==> flow/design.v <==
module cgate(
        input   clk,
        input   enable,
        output  func_en
        );
        assign func_en  = (enable)? 1'b1:1'b0;
endmodule
module ctrl(
        input                   clk,
        input                   rst,
        input                   in_en,
        input      [2:0]        fn_sel,
        input                   out_en,
        output reg              busy,
        output reg              valid,
        output reg [3:0]        cnt_cycle,   
        output reg [2:0]        cnt_data   
        );
        parameter WAIT = 2'b00, IN_CAL = 2'b01, OUT = 2'b10;
        reg [1:0] cstate, nstate;
        always@(posedge clk, posedge rst)begin
                if(rst)
                        cnt_cycle <= 4'b0;
                else if(cstate == IN_CAL)
                        cnt_cycle <= cnt_cycle + 1;
        end
        always@(posedge clk, posedge rst)begin
                if(rst)
                        cnt_data <= 3'b0;
                else if(cnt_cycle == 4'd15)
                        cnt_data <= cnt_data + 1;
        end
        always@(posedge clk, posedge rst)begin
                if(rst)
                        cstate <= WAIT;
                else
                        cstate <= nstate;
        end
        always@*begin
                case(cstate)
                        WAIT:begin
                                nstate = IN_CAL;
                        end
                        IN_CAL:begin
                                case(fn_sel)
                                        3'b001, 3'b010, 3'b011:begin
                                                if((cnt_cycle == 4'd15)&&(cnt_data == 3'd7))
                                                        nstate = OUT;
                                                else if(cnt_cycle == 4'd15)
                                                        nstate = WAIT;
                                                else
                                                        nstate = IN_CAL;
                                        end
                                        default:begin 
                                                if(cnt_cycle == 4'd15)
                                                        nstate = WAIT;
                                                else
                                                        nstate = IN_CAL;
                                        end
                                endcase
                        end
                        OUT:
                                nstate = IN_CAL;
                        default:
                                nstate = WAIT;
                endcase
        end
        always@*begin   
                case(cstate)
                        WAIT:begin
                                busy = 1'b0;
                                valid = (out_en  && (fn_sel != 3'b111) && (fn_sel != 3'b110));
                        end
                        IN_CAL:begin
                                busy = (cnt_cycle == 4'd15);
                                if((fn_sel == 3'b111) || (fn_sel == 3'b110))
                                        valid = (out_en && (cnt_cycle == 4'd1));
                                else
                                        valid = out_en;
                        end
                        OUT:begin
                                busy = 1'b0;
                                valid = 1'b1;
                        end
                        default:begin
                                busy = 1'b0;
                                valid = 1'b0;
                        end
                endcase
        end
endmodule
module mux_out(
        input           outf4_en,
        input           outf5_en,
        input           outf6_en,
        input           outf7_en,
        input   [2:0]   fn_sel,
        output reg      out_en
        );
        always@*begin
                case(fn_sel)
                        3'b100:out_en = outf4_en;
                        3'b101:out_en = outf5_en;
                        3'b110:out_en = outf6_en;
                        3'b111:out_en = outf7_en;
                        default:out_en = 1'b0;
                endcase
        end
endmodule
module f1(
        input                   clk,
        input                   rst,
        input                   f1_en,
        input                   valid,
        input [127:0]           data,
        input [3:0]             cnt_cycle,
        input [2:0]             cnt_data,
        output reg[127:0]       out_f1
        );
        reg [127:0]     buff;
        always@(posedge clk, posedge rst)begin
                if(rst)
                        buff <= 128'b0;
                else if(f1_en && (cnt_cycle == 4'd15) && (cnt_data != 3'd0) && (data > buff))
                        buff <= data;
                else if(f1_en && (cnt_cycle == 4'd0) &&(cnt_data == 3'd0))   
                        buff <= 128'b0;
        end
        always@*begin
                if(f1_en)begin
                        if(valid)
                                out_f1 = (buff > data)? buff:data;
                        else
                                out_f1 = 128'b0;
                end
                else
                        out_f1 = 128'b0;
        end
endmodule        
module f2(
        input                   clk,
        input                   rst,
        input                   f2_en,
        input                   valid,
        input [127:0]           data,
        input [3:0]             cnt_cycle,
        input [2:0]             cnt_data,
        output reg[127:0]       out_f2
        );
        reg [127:0]     buff;
        always@(posedge clk, posedge rst)begin
                if(rst)
                        buff <= 128'hFFFF_FFFF_FFFF_FFFF_FFFF_FFFF_FFFF_FFFF;
                else if(f2_en && (cnt_cycle == 4'd15) && (cnt_data != 3'd0) && (data < buff))
                        buff <= data;
                else if(f2_en && (cnt_cycle == 4'd0) && (cnt_data == 3'd0))   
                        buff <= 128'hFFFF_FFFF_FFFF_FFFF_FFFF_FFFF_FFFF_FFFF;
        end
        always@*begin
                if(f2_en)begin
                        if(valid)
                                out_f2 = (buff < data)? buff:data;
                        else
                                out_f2 = 128'b0;
                end
                else
                        out_f2 = 128'b0;
        end
endmodule        
module f3(
        input                   clk,
        input                   rst,
        input                   f3_en,
        input                   valid,
        input [127:0]           data,
        input [3:0]             cnt_cycle,
        input [2:0]             cnt_data,
        output reg[127:0]       out_f3
        );
        reg [130:0]     buff;
        always@(posedge clk, posedge rst)begin
                if(rst)
                        buff <= 131'b0;
                else if(f3_en && (cnt_cycle == 4'd15) && (cnt_data != 3'd0))
                        buff <= buff + data;
                else if(f3_en && (cnt_cycle == 4'd0) &&(cnt_data == 3'd0))   
                        buff <= 131'b0;
        end
        always@*begin
                if(f3_en)begin
                        if(valid)
                                out_f3 = ((buff+data) >> 3);
                        else
                                out_f3 = 128'b0;
                end
                else
                        out_f3 = 128'b0;
        end
endmodule
module f4(
        input                   f4_en,
        input [127:0]           data,
        input [3:0]             cnt_cycle,
        output reg              outf4_en,
        output reg[127:0]       out_f4
        );
        parameter LOW  = 128'h6FFF_FFFF_FFFF_FFFF_FFFF_FFFF_FFFF_FFFF;
        parameter HIGH = 128'hAFFF_FFFF_FFFF_FFFF_FFFF_FFFF_FFFF_FFFF;
        always@*begin
                if(f4_en)begin
                        if((cnt_cycle == 4'd1) && (data > LOW) && (data < HIGH))
                                outf4_en = 1'b1;
                        else
                                outf4_en = 1'b0;
                end
                else
                        outf4_en = 1'b0;
        end
        always@*begin
                if(outf4_en)
                        out_f4 = data;
                else
                        out_f4 = 128'b0;
        end
endmodule
module f5(
        input                   f5_en,
        input [127:0]           data,
        input [3:0]             cnt_cycle,
        output reg              outf5_en,
        output reg[127:0]       out_f5
        );
        parameter LOW  = 128'h7FFF_FFFF_FFFF_FFFF_FFFF_FFFF_FFFF_FFFF;
        parameter HIGH = 128'hBFFF_FFFF_FFFF_FFFF_FFFF_FFFF_FFFF_FFFF;
        always@*begin
                if(f5_en)begin
                        if((cnt_cycle == 4'd1) && (data[15:0] != 16'd0) && ((data < LOW) || (data > HIGH)))
                                outf5_en = 1'b1;
                        else
                                outf5_en = 1'b0;
                end
                else
                        outf5_en = 1'b0;
        end
        always@*begin
                if(outf5_en)
                        out_f5 = data;
                else
                        out_f5 = 128'b0;
        end
endmodule
module f6(
        input                   clk,
        input                   rst,
        input                   f6_en,
        input [127:0]           data,
        input [3:0]             cnt_cycle,
        input [2:0]             cnt_data,
        output reg              outf6_en,
        output reg[127:0]       out_f6
        );
        reg [127:0]             buff, buff_pmax;
        reg                     flag;
        always@(posedge clk, posedge rst)begin
                if(rst)
                        buff <= 128'b0;
                else if(f6_en && (cnt_cycle == 4'd1) && (cnt_data != 3'd0) && (data > buff))
                        buff <= data;
                else if(f6_en && (cnt_cycle == 4'd0) && (cnt_data == 3'd0))   
                        buff <= data;
        end
        always@(posedge clk, posedge rst)begin
                if(rst)begin
                        buff_pmax <= 128'b0;
                        flag <= 1'b0;
                end
                else if(f6_en &&   (buff > buff_pmax))begin
                        buff_pmax <= buff;
                        flag <= 1'b1;
                end
                else if(f6_en && cnt_data == 3'd1)
                        flag <= 1'b0;
        end
        always@*begin
                if(f6_en)begin
                        if(flag && (cnt_data == 3'b0))
                                outf6_en = 1'b1;
                        else
                                outf6_en = 1'b0;
                end
                else
                        outf6_en = 1'b0;
        end
        always@*begin
                if(outf6_en)
                        out_f6 = buff_pmax;
                else
                        out_f6 = 128'b0;
        end
endmodule
module f7(
        input                   clk,
        input                   rst,
        input                   f7_en,
        input [127:0]           data,
        input [3:0]             cnt_cycle,
        input [2:0]             cnt_data,
        output reg              outf7_en,
        output reg[127:0]       out_f7
        );
        reg [127:0]             buff, buff_pmin;
        reg                     flag;
        always@(posedge clk, posedge rst)begin
                if(rst)
                        buff <= 128'hFFFF_FFFF_FFFF_FFFF_FFFF_FFFF_FFFF_FFFF;
                else if(f7_en && (cnt_cycle == 4'd15) && (cnt_data != 3'd0) && (data < buff) && (data != 128'b0))
                        buff <= data;
                else if(f7_en && (cnt_cycle == 4'd0) && (cnt_data == 3'd0) && (data != 128'b0))   
                        buff <= data;
        end
        always@(posedge clk, posedge rst)begin
                if(rst)begin
                        buff_pmin <= 128'hFFFF_FFFF_FFFF_FFFF_FFFF_FFFF_FFFF_FFFF;
                        flag <= 1'b0;
                end
                else if(f7_en &&  (buff < buff_pmin))begin
                        buff_pmin <= buff;
                        flag <= 1'b1;
                end
                else if(f7_en && cnt_data == 3'd1)
                        flag <= 1'b0;
        end
        always@*begin
                if(f7_en)begin
                        if(flag && (cnt_data == 3'd0))
                                outf7_en = 1'b1;
                        else
                                outf7_en = 1'b0;
                end
                else
                        outf7_en = 1'b0;
        end
        always@*begin
                if(outf7_en)
                        out_f7 = (data<buff_pmin)? data:buff_pmin;     
                else
                        out_f7 = 128'b0;
        end
endmodule
module proc(
        input                   clk,
        input                   f1_en,
        input                   f2_en,
        input                   f3_en,
        input                   f4_en,
        input                   f5_en,
        input                   f6_en,
        input                   f7_en,
        input                   rst,
        input                   in_en,
        input                   valid,
        input [7:0]             iot_in,
        input [2:0]             fn_sel,
        input [3:0]             cnt_cycle,
        input [2:0]             cnt_data,
        output                  out_en,
        output reg[127:0]       iot_out
        );
        integer i;
        wire [127:0]    out_f1, out_f2, out_f3, out_f4, out_f5, out_f6, out_f7;
        wire            outf4_en, outf5_en, outf6_en, outf7_en;
        reg  [127:0]    mem;
        reg  [7:0]      buf_in[14:0];
        f1 max(.clk(clk),
               .rst(rst),
               .f1_en(f1_en),
               .data(mem),
               .valid(valid),
               .cnt_cycle(cnt_cycle),
               .cnt_data(cnt_data),
               .out_f1(out_f1)
               );
        f2 min(.clk(clk),
               .rst(rst),
               .f2_en(f2_en),
               .data(mem),
               .valid(valid),
               .cnt_cycle(cnt_cycle),
               .cnt_data(cnt_data),
               .out_f2(out_f2)
               );
        f3 avg(.clk(clk),
               .rst(rst),
               .f3_en(f3_en),
               .valid(valid),
               .data(mem),
               .cnt_cycle(cnt_cycle),
               .cnt_data(cnt_data),
               .out_f3(out_f3)
               );
       f4 ext(.f4_en(f4_en),
               .data(mem),
               .cnt_cycle(cnt_cycle),
               .outf4_en(outf4_en),
               .out_f4(out_f4)
               );
        f5 exc(.f5_en(f5_en),
               .data(mem),
               .cnt_cycle(cnt_cycle),
               .outf5_en(outf5_en),
               .out_f5(out_f5)
               );
        f6 p_max(.clk(clk),
                 .rst(rst),
                 .f6_en(f6_en),
                 .data(mem),
                 .cnt_cycle(cnt_cycle),
                 .cnt_data(cnt_data),
                 .outf6_en(outf6_en),
                 .out_f6(out_f6)
                 );
        f7 p_min(.clk(clk),
                 .rst(rst),
                 .f7_en(f7_en),
                 .data(mem),
                 .cnt_cycle(cnt_cycle),
                 .cnt_data(cnt_data),
                 .outf7_en(outf7_en),
                 .out_f7(out_f7)
                 );
       mux_out mux_out(.outf4_en(outf4_en),
                        .outf5_en(outf5_en),
                        .outf6_en(outf6_en),
                        .outf7_en(outf7_en),
                        .fn_sel(fn_sel),
                        .out_en(out_en)
                        );
        always@(posedge clk, posedge rst)begin
                if(rst)begin
                        mem <= 128'b0;
                        for(i = 0; i < 15; i = i + 1)
                                buf_in[i] <= 8'b0;
                end
                else if(cnt_cycle == 4'd15)
                        mem <= {buf_in[0],  buf_in[1],  buf_in[2],   buf_in[3], buf_in[4], buf_in[5],
                                buf_in[6],  buf_in[7],  buf_in[8],   buf_in[9], buf_in[10], buf_in[11],
                                buf_in[12], buf_in[13], buf_in[14],  iot_in};
                else if(in_en)begin
                        buf_in[cnt_cycle] <= iot_in;
                end
        end
        always@*begin
                case(fn_sel)
                        3'b001:iot_out = out_f1;
                        3'b010:iot_out = out_f2;
                        3'b011:iot_out = out_f3;
                        3'b100:iot_out = out_f4;
                        3'b101:iot_out = out_f5;
                        3'b110:iot_out = out_f6;
                        3'b111:iot_out = out_f7;
                        default: iot_out = 128'd0;
                endcase
        end
endmodule
module IOTDF( clk, rst, in_en, iot_in, fn_sel, busy, valid, iot_out);
        input          clk;
        input          rst;
        input          in_en;
        input  [7:0]   iot_in;
        input  [2:0]   fn_sel;
        output         busy;
        output         valid;
        output [127:0] iot_out;
        wire [3:0] cnt_cycle;
        wire [2:0] cnt_data;
        wire out_en;
        wire f1_en, f2_en, f3_en, f4_en, f5_en, f6_en, f7_en;
        ctrl ctrl0(.clk(clk),
                   .rst(rst),
                   .in_en(in_en),
                   .fn_sel(fn_sel),
                   .out_en(out_en),
                   .busy(busy),
                   .valid(valid),
                   .cnt_cycle(cnt_cycle),
                   .cnt_data(cnt_data)
                   );
        proc proc0(.clk(clk),
                   .f1_en(f1_en),
                   .f2_en(f2_en),
                   .f3_en(f3_en),
                   .f4_en(f4_en),
                   .f5_en(f5_en),
                   .f6_en(f6_en),
                   .f7_en(f7_en),
                   .rst(rst),
                   .valid(valid),
                   .in_en(in_en),
                   .iot_in(iot_in),
                   .fn_sel(fn_sel),
                   .cnt_cycle(cnt_cycle),
                   .cnt_data(cnt_data),
                   .out_en(out_en),
                   .iot_out(iot_out)
                   );
        cgate cg_f1(.clk(clk),
                    .enable(fn_sel == 3'b001),
                    .func_en(f1_en)
                    );
        cgate cg_f2(.clk(clk),
                    .enable(fn_sel == 3'b010),
                    .func_en(f2_en)
                    );
        cgate cg_f3(.clk(clk),
                    .enable(fn_sel == 3'b011),
                    .func_en(f3_en)
                    );
        cgate cg_f4(.clk(clk),
                    .enable(fn_sel == 3'b100),
                    .func_en(f4_en)
                    );
        cgate cg_f5(.clk(clk),
                    .enable(fn_sel == 3'b101),
                    .func_en(f5_en)
                    );
        cgate cg_f6(.clk(clk),
                    .enable(fn_sel == 3'b110),
                    .func_en(f6_en)
                    );
        cgate cg_f7(.clk(clk),
                    .enable(fn_sel == 3'b111),
                    .func_en(f7_en)
                    );
endmodule
Appendix: tool output

* Step by step through the tools: IOTDF *
Module IOTDF before and after one edit of its RTL, step after step.
"unedited" refers to lines of the RTL above, "edited" to lines of the edited file.
"difference": "edited" minus "unedited" as printed here. "relative change": 100 x difference / "unedited".
Operators: Yosys type, input widths -> output width; for muxes data width and select width s.
Library cell names are shortened.
Not given: -

design
  top = IOTDF
  clock = clk
  cell library = sky130hd
  library corner = tt_025C_1v80

* Diff *
The edit as a unified diff against the file above.
A script made this edit. It changes what the design does and was not meant as an optimisation.

begin of diff
@@ -343,5 +343,5 @@
         always@*begin
                 if(outf7_en)
-                        out_f7 = (data<buff_pmin)? data:buff_pmin;     
+                        out_f7 = data;     
                 else
                         out_f7 = 128'b0;
end of diff

* Word level *
Source: Yosys, flattened and elaborated. Widths are those after wreduce. Registers that Yosys merges into a memory's read port (data or address) are not register bits. Print and check cells do not count. Equal cells are merged and count once.

bit counts
  what                             unedited  edited  difference  relative change (%)
  register bits after elaboration  1158      1158    0           0.00
  output and inout bits            130       130     0           0.00
  input port bits                  14        14      0           0.00
  cells after elaboration          196       194     -2          -1.02

cells by class
  what                       unedited  edited  difference  relative change (%)
  multiplexer cells          51        50      -1          -1.96
  add/subtract/negate cells  3         3       0           0.00
  magnitude comparators      13        12      -1          -7.69
  bitwise operators          1         1       0           0.00
  reduce/logical cells       72        72      0           0.00
  equal/unequal tests        28        28      0           0.00

operators with widths
  kind                    unedited  edited  difference  relative change (%)
  $mux 128                21        20      -1          -4.76
  $lt 128x128->1          5         4       -1          -20.00
  $logic_and 1x1->1       40        40      0           0.00
  $mux 1                  22        22      0           0.00
  $reduce_and 3->1        15        15      0           0.00
  $eq 4x4->1 const B      8         8       0           0.00
  $reduce_bool 2->1       7         7       0           0.00
  $eq 3x3->1 const B      5         5       0           0.00
  $eq 4x3->1 const B      4         4       0           0.00
  $gt 128x128->1          4         4       0           0.00
  $eq 3x1->1 const B      2         2       0           0.00
  $eq 3x2->1 const B      2         2       0           0.00
  $eq 4x2->1 const B      2         2       0           0.00
  $logic_or 1x1->1        2         2       0           0.00
  $mux 131                2         2       0           0.00
  $mux 2                  2         2       0           0.00
  $ne 3x3->1 const B      2         2       0           0.00
  $add 131x128->131       1         1       0           0.00
  $add 3x1->3 const B     1         1       0           0.00
  $add 4x1->4 const B     1         1       0           0.00
  $eq 2x1->1 const B      1         1       0           0.00
  $eq 2x2->1 const B      1         1       0           0.00
  $eq 4x1->1 const B      1         1       0           0.00
  $gt 128x127->1 const B  1         1       0           0.00
  $gt 128x128->1 const B  1         1       0           0.00
  $logic_not 2->1         1         1       0           0.00
  $logic_not 3->1         1         1       0           0.00
  $logic_not 4->1         1         1       0           0.00

Not every row of either side is listed.

* Logic depth *
Yosys ltp: most cells in a row. Word level: on the elaborated netlist, between registers, memories and ports. Mapped: between sequential cells and ports; inverters and the memories' decode and read muxes count.

logic depth
  what                           unedited  edited  difference  relative change (%)
  depth after elaboration        12        12      0           0.00
  ABC_AREA                       0         0       -           -
  gate-level depth with buffers  18        16      -2          -11.11
  gate-level depth less buffers  15        14      -1          -6.67

* After synthesis *
Source: synth_stat.txt of the flow (Yosys; design flattened, memories mapped). It holds for the ABC_AREA given above (unset counts as 0); a run with the other value may have another netlist.

cell types
  type      unedited  edited  difference  relative change (%)
  ha_1      1029      902     -127        -12.34
  a21oi_1   618       513     -105        -16.99
  o21ai_0   610       684     +74         +12.13
  o22ai_1   83        12      -71         -85.54
  nand2_1   407       469     +62         +15.23
  buf_2     112       58      -54         -48.21
  a22o_1    213       161     -52         -24.41
  o21ai_1   54        7       -47         -87.04
  mux2i_1   606       562     -44         -7.26
  nor3_1    99        59      -40         -40.40
  clkbuf_1  244       282     +38         +15.57
  o22a_1    2         36      +34         +1700.00
  nor2_1    323       295     -28         -8.67
  a22oi_1   45        17      -28         -62.22
  nor2b_1   87        60      -27         -31.03
  nand3_1   92        115     +23         +25.00
  o31ai_1   14        36      +22         +157.14
  nand4_1   282       265     -17         -6.03

Not every row of either side is listed.

mapped netlist
  what                     unedited  edited   difference  relative change (%)
  mapped cells             8328      7907     -421        -5.06
  flip-flops               1159      1159     0           0.00
  chip area (Yosys) (µm²)  80647.3   76619.7  -4027.6     -4.99
  buffers                  387       377      -10         -2.58
  sequential area (µm²)    29484.5   29484.5  0.0         0.00

By module: a second synthesis without flattening, with its own total; a netlist apart from the flattened one above.

unflattened totals
  what                                     unedited  edited   difference  relative change (%)
  cell total of the unflattened synthesis  10680     10859    +179        +1.68
  area (unflattened synthesis) (µm²)       97797.5   97953.9  +156.4      +0.16

Rows give one instance, submodules left out.

modules, unedited
  module   sequential area (µm²)  cells  times used  area (µm²)
  f7       6751.5                 2232   1           22057.4
  f6       6431.2                 1634   1           17381.7
  proc     6206.0                 1360   1           16668.5
  f3       3278.1                 1991   1           14916.8
  f1       3203.1                 1666   1           12353.1
  f2       3363.2                 1164   1           10542.6
  f5       0.0                    363    1           1941.9
  f4       0.0                    211    1           1308.8
  ctrl     251.5                  43     1           485.5
  IOTDF    0.0                    7      1           60.1
  cgate    0.0                    1      7           7.5
  mux_out  0.0                    2      1           28.8

modules, edited
  module   sequential area (µm²)  cells  times used  area (µm²)
  f7       6751.5                 2417   1           22340.2
  f6       6431.2                 1628   1           17255.3
  proc     6206.0                 1360   1           16668.5
  f3       3278.1                 1991   1           14916.8
  f1       3203.1                 1666   1           12353.1
  f2       3363.2                 1164   1           10542.6
  f5       0.0                    363    1           1941.9
  f4       0.0                    211    1           1308.8
  ctrl     251.5                  43     1           485.5
  IOTDF    0.0                    7      1           60.1
  cgate    0.0                    1      7           7.5
  mux_out  0.0                    2      1           28.8

* Path before layout *
Source: OpenSTA report_checks on the synthesized netlist (no wires, ideal clock, input and output delay 20% of the period each), path of least setup slack; recovery checks are left aside. Register names are those of the netlist, which keeps one name where synthesis merged equal registers.

path after synthesis
  what                               unedited             edited               difference  relative change (%)
  path kind                          in2out               in2out               -           -
  from                               input fn_sel[2]      input fn_sel[1]      -           -
  to                                 output iot_out[126]  output iot_out[114]  -           -
  external input delay (ns)          2.000                2.000                0.000       0.00
  path buffers                       1                    3                    +2          +200.00
  path delay (ns)                    2.192                1.954                -0.238      -10.86
  clock period (ns)                  10.0                 10.0                 0.0         0.00
  launch time at the first pin (ns)  2.000                2.000                0.000       0.00
  path slack (ns)                    3.808                4.046                +0.238      -
  arrival (ns)                       4.192                3.954                -0.238      -5.68
  driving pins on the path           11                   11                   0           0.00
  required time (ns)                 8.000                8.000                0.000       0.00
  external output delay (ns)         2.000                2.000                0.000       0.00
  synthesis period reached (ns)      6.192                5.954                -0.238      -3.84

"path delay" is the arrival time less input delay plus setup time.
At an output port there is no setup time.
"driving pins on the path" counts driving pins, that of a launching flip-flop among them; a cell with two outputs on the path counts twice.
"synthesis period reached" = period - worst setup slack (recovery checks aside). The figure is calculated, with input and output delays left at 20% of the set period.
Between the ends stands the longest chain of elaborated cells between them, by number of cells; it is not shown to be the way that was timed. Of several equally long chains one is given.
A line is the first line of the expression or statement that the cell stems from. Yosys adds cells for indexed reads and writes and turns some case tables into memories.

between the ends, after synthesis, unedited
  path through = nor3b_1 > and4_1 > nor4_2 > nor4b_2 > nor3_4 > inv_2 > and3_1 > buf_2 > a221o_1 > a221oi_1 > o311ai_1
  length of the longest elaborated chain = 10
  elaborated cells on any way between the ends = 38
  classes of those cells = eq/ne: 9; mux: 25; reduce/logical: 4

RTL lines, path after synthesis, unedited
  what                line  RTL
  start: declaration  470   input  [2:0]   fn_sel;
  $eq 3x3->1          531   .enable(fn_sel == 3'b111),
  $mux 1              6     assign func_en  = (enable)? 1'b1:1'b0;
  $mux 1              334   if(f7_en)begin
  $pmux 1 s4          101   case(fn_sel)
  $logic_and 1x1->1   77    valid = (out_en && (cnt_cycle == 4'd1));
  $mux 1              76    if((fn_sel == 3'b111) || (fn_sel == 3'b110))
  $pmux 1 s3          69    case(cstate)
  $mux 128            191   if(valid)
  $mux 128            190   if(f3_en)begin
  $pmux 128 s7        453   case(fn_sel)
  end: declaration    473   output [127:0] iot_out;

between the ends, after synthesis, edited
  path through = clkbuf_1 > nor3b_1 > nand2_1 > o21ai_0 > o21ai_0 > nor2b_1 > clkbuf_1 > nor2_1 > clkbuf_1 > a222oi_1 > o21ai_0
  length of the longest elaborated chain = 10
  elaborated cells on any way between the ends = 38
  classes of those cells = eq/ne: 9; mux: 25; reduce/logical: 4

RTL lines, path after synthesis, edited
  what                line  RTL
  start: declaration  470   input  [2:0]   fn_sel;
  $eq 3x3->1          531   .enable(fn_sel == 3'b111),
  $mux 1              6     assign func_en  = (enable)? 1'b1:1'b0;
  $mux 1              334   if(f7_en)begin
  $pmux 1 s4          101   case(fn_sel)
  $logic_and 1x1->1   77    valid = (out_en && (cnt_cycle == 4'd1));
  $mux 1              76    if((fn_sel == 3'b111) || (fn_sel == 3'b110))
  $pmux 1 s3          69    case(cstate)
  $mux 128            191   if(valid)
  $mux 128            190   if(f3_en)begin
  $pmux 128 s7        453   case(fn_sel)
  end: declaration    473   output [127:0] iot_out;

* Timing after layout *
From the final timing report of each run of pair 1: the path of least setup slack in the routed layout; clock arrival at registers is part of the times.

path after layout
  what                               unedited                 edited                   difference  relative change (%)
  path kind                          reg2out                  reg2out                  -           -
  from                               register proc0.mem[127]  register proc0.mem[101]  -           -
  to                                 output iot_out[98]       output iot_out[6]        -           -
  arrival (ns)                       7.28                     7.79                     +0.51       +7.01
  driving pins on the path           20                       15                       -5          -25.00
  required time (ns)                 8.00                     8.00                     0.00        0.00
  external output delay (ns)         2.00                     2.00                     0.00        0.00
  path slack (ns)                    0.72                     0.21                     -0.51       -
  path buffers                       6                        3                        -3          -50.00
  clock period (ns)                  10.0                     10.0                     0.0         0.00
  launch time at the first pin (ns)  0.82                     0.82                     0.00        0.00

Between the ends stands the longest chain of elaborated cells between them, by number of cells; it is not shown to be the way that was timed. Of several equally long chains one is given.

between the ends, after layout, unedited
  path through = dfrtp_1 > inv_1 > ha_1 > nand4_1 > nor2_1 > nand3_1 > nor4_1 > buf_4 > nand4_1 > buf_4 > a41oi_1 > buf_4 > nor3_4 > buf_12 > buf_12 > a21oi_1 > o22ai_1 > a211oi_1 > o21ai_0 > clkdlybuf4s50_1
  length of the longest elaborated chain = 12
  elaborated cells on any way between the ends = 34
  RTL lines with such cells = 22
  classes of those cells = compare: 7; mux: 20; reduce/logical: 7

RTL lines, path after layout, unedited
  what                line  RTL
  start: declaration  372   reg  [127:0]    mem;
  start: assignment   440   mem <= 128'b0;
  start: assignment   445   mem <= {buf_in[0],  buf_in[1],  buf_in[2],   buf_in[3], buf_in[4], buf_in[5],
  $lt 128x127->1      237   if((cnt_cycle == 4'd1) && (data[15:0] != 16'd0) && ((data < LOW) || (data > HIGH)))
  $logic_or 1x1->1    237
  $logic_and 1x1->1   237
  $mux 1              237
  $mux 1              236   if(f5_en)begin
  $pmux 1 s4          101   case(fn_sel)
  $logic_and 1x1->1   77    valid = (out_en && (cnt_cycle == 4'd1));
  $mux 1              76    if((fn_sel == 3'b111) || (fn_sel == 3'b110))
  $pmux 1 s3          69    case(cstate)
  $mux 128            191   if(valid)
  $mux 128            190   if(f3_en)begin
  $pmux 128 s7        453   case(fn_sel)
  end: declaration    473   output [127:0] iot_out;

between the ends, after layout, edited
  path through = dfrtp_1 > inv_1 > ha_1 > nand3_1 > nor3_1 > and3_1 > a221oi_1 > o211ai_1 > nor2_4 > buf_4 > buf_4 > a21oi_1 > o22a_1 > o21ai_0 > clkdlybuf4s50_1
  length of the longest elaborated chain = 12
  elaborated cells on any way between the ends = 31
  RTL lines with such cells = 20
  classes of those cells = compare: 6; mux: 18; reduce/logical: 7

RTL lines, path after layout, edited
  what                line  RTL
  start: declaration  372   reg  [127:0]    mem;
  start: assignment   440   mem <= 128'b0;
  start: assignment   445   mem <= {buf_in[0],  buf_in[1],  buf_in[2],   buf_in[3], buf_in[4], buf_in[5],
  $lt 128x127->1      237   if((cnt_cycle == 4'd1) && (data[15:0] != 16'd0) && ((data < LOW) || (data > HIGH)))
  $logic_or 1x1->1    237
  $logic_and 1x1->1   237
  $mux 1              237
  $mux 1              236   if(f5_en)begin
  $pmux 1 s4          101   case(fn_sel)
  $logic_and 1x1->1   77    valid = (out_en && (cnt_cycle == 4'd1));
  $mux 1              76    if((fn_sel == 3'b111) || (fn_sel == 3'b110))
  $pmux 1 s3          69    case(cstate)
  $mux 128            191   if(valid)
  $mux 128            190   if(f3_en)begin
  $pmux 128 s7        453   case(fn_sel)
  end: declaration    473   output [127:0] iot_out;

* Measured runs *
Both versions went through the flow (Yosys, OpenROAD) with the same settings in each pair. Constraints: input delay and output delay 20% of the set period each, output load 0.01 pF.

settings, pair 1
  CORE_UTILIZATION = 40
  period_ns = 10.0
  CAP_MARGIN = 20
  CORE_MARGIN = 2
  SLEW_MARGIN = 20

results, pair 1
  what                                    unedited  edited    difference  relative change (%)
  utilization of the finished layout (%)  45.1      45.2      +0.1        -
  standard-cell area after routing (µm²)  90155.2   85963.7   -4191.5     -4.65
  total negative setup slack (ns)         0.000     0.000     0.000       -
  reached clock period (ns)               9.282     9.789     +0.507      +5.46
  worst-case hold slack (ns)              0.490     0.483     -0.007      -
  total power of the final layout (W)     0.017895  0.01447   -0.003425   -19.14
  lowest setup slack (ns)                 0.718     0.211     -0.507      -
  total die area (µm²)                    205227.0  195068.0  -10159.0    -4.95
  area of the synthesized netlist (µm²)   80647.3   76619.7   -4027.6     -4.99

settings, pair 2
  CAP_MARGIN = 0
  CORE_UTILIZATION = 38
  CTS_CLUSTER_DIAMETER = 264
  CTS_CLUSTER_SIZE = 38
  MAX_ROUTING_LAYER = met4
  PLACE_DENSITY_LB_ADDON = 0.18
  SETUP_SLACK_MARGIN = 1.57
  SLEW_MARGIN = 20
  period_ns = 14.0
  CORE_MARGIN = 2

results, pair 2
  what                                    unedited  edited    difference  relative change (%)
  utilization of the finished layout (%)  41.0      41.3      +0.3        -
  standard-cell area after routing (µm²)  86762.0   82688.1   -4073.9     -4.70
  total negative setup slack (ns)         0.000     0.000     0.000       -
  reached clock period (ns)               11.303    11.452    +0.149      +1.32
  worst-case hold slack (ns)              0.511     0.496     -0.015      -
  total power of the final layout (W)     0.010737  0.008242  -0.002495   -23.24
  lowest setup slack (ns)                 2.697     2.548     -0.149      -
  total die area (µm²)                    215932.0  205241.0  -10691.0    -4.95
  area of the synthesized netlist (µm²)   80647.3   76619.7   -4027.6     -4.99

"reached clock period" means the clock period less the worst setup slack. The figure is calculated, with input and output delays left at 20% of the set period.
"total power of the final layout" is the tool's figure for a default switching activity; nothing was simulated.
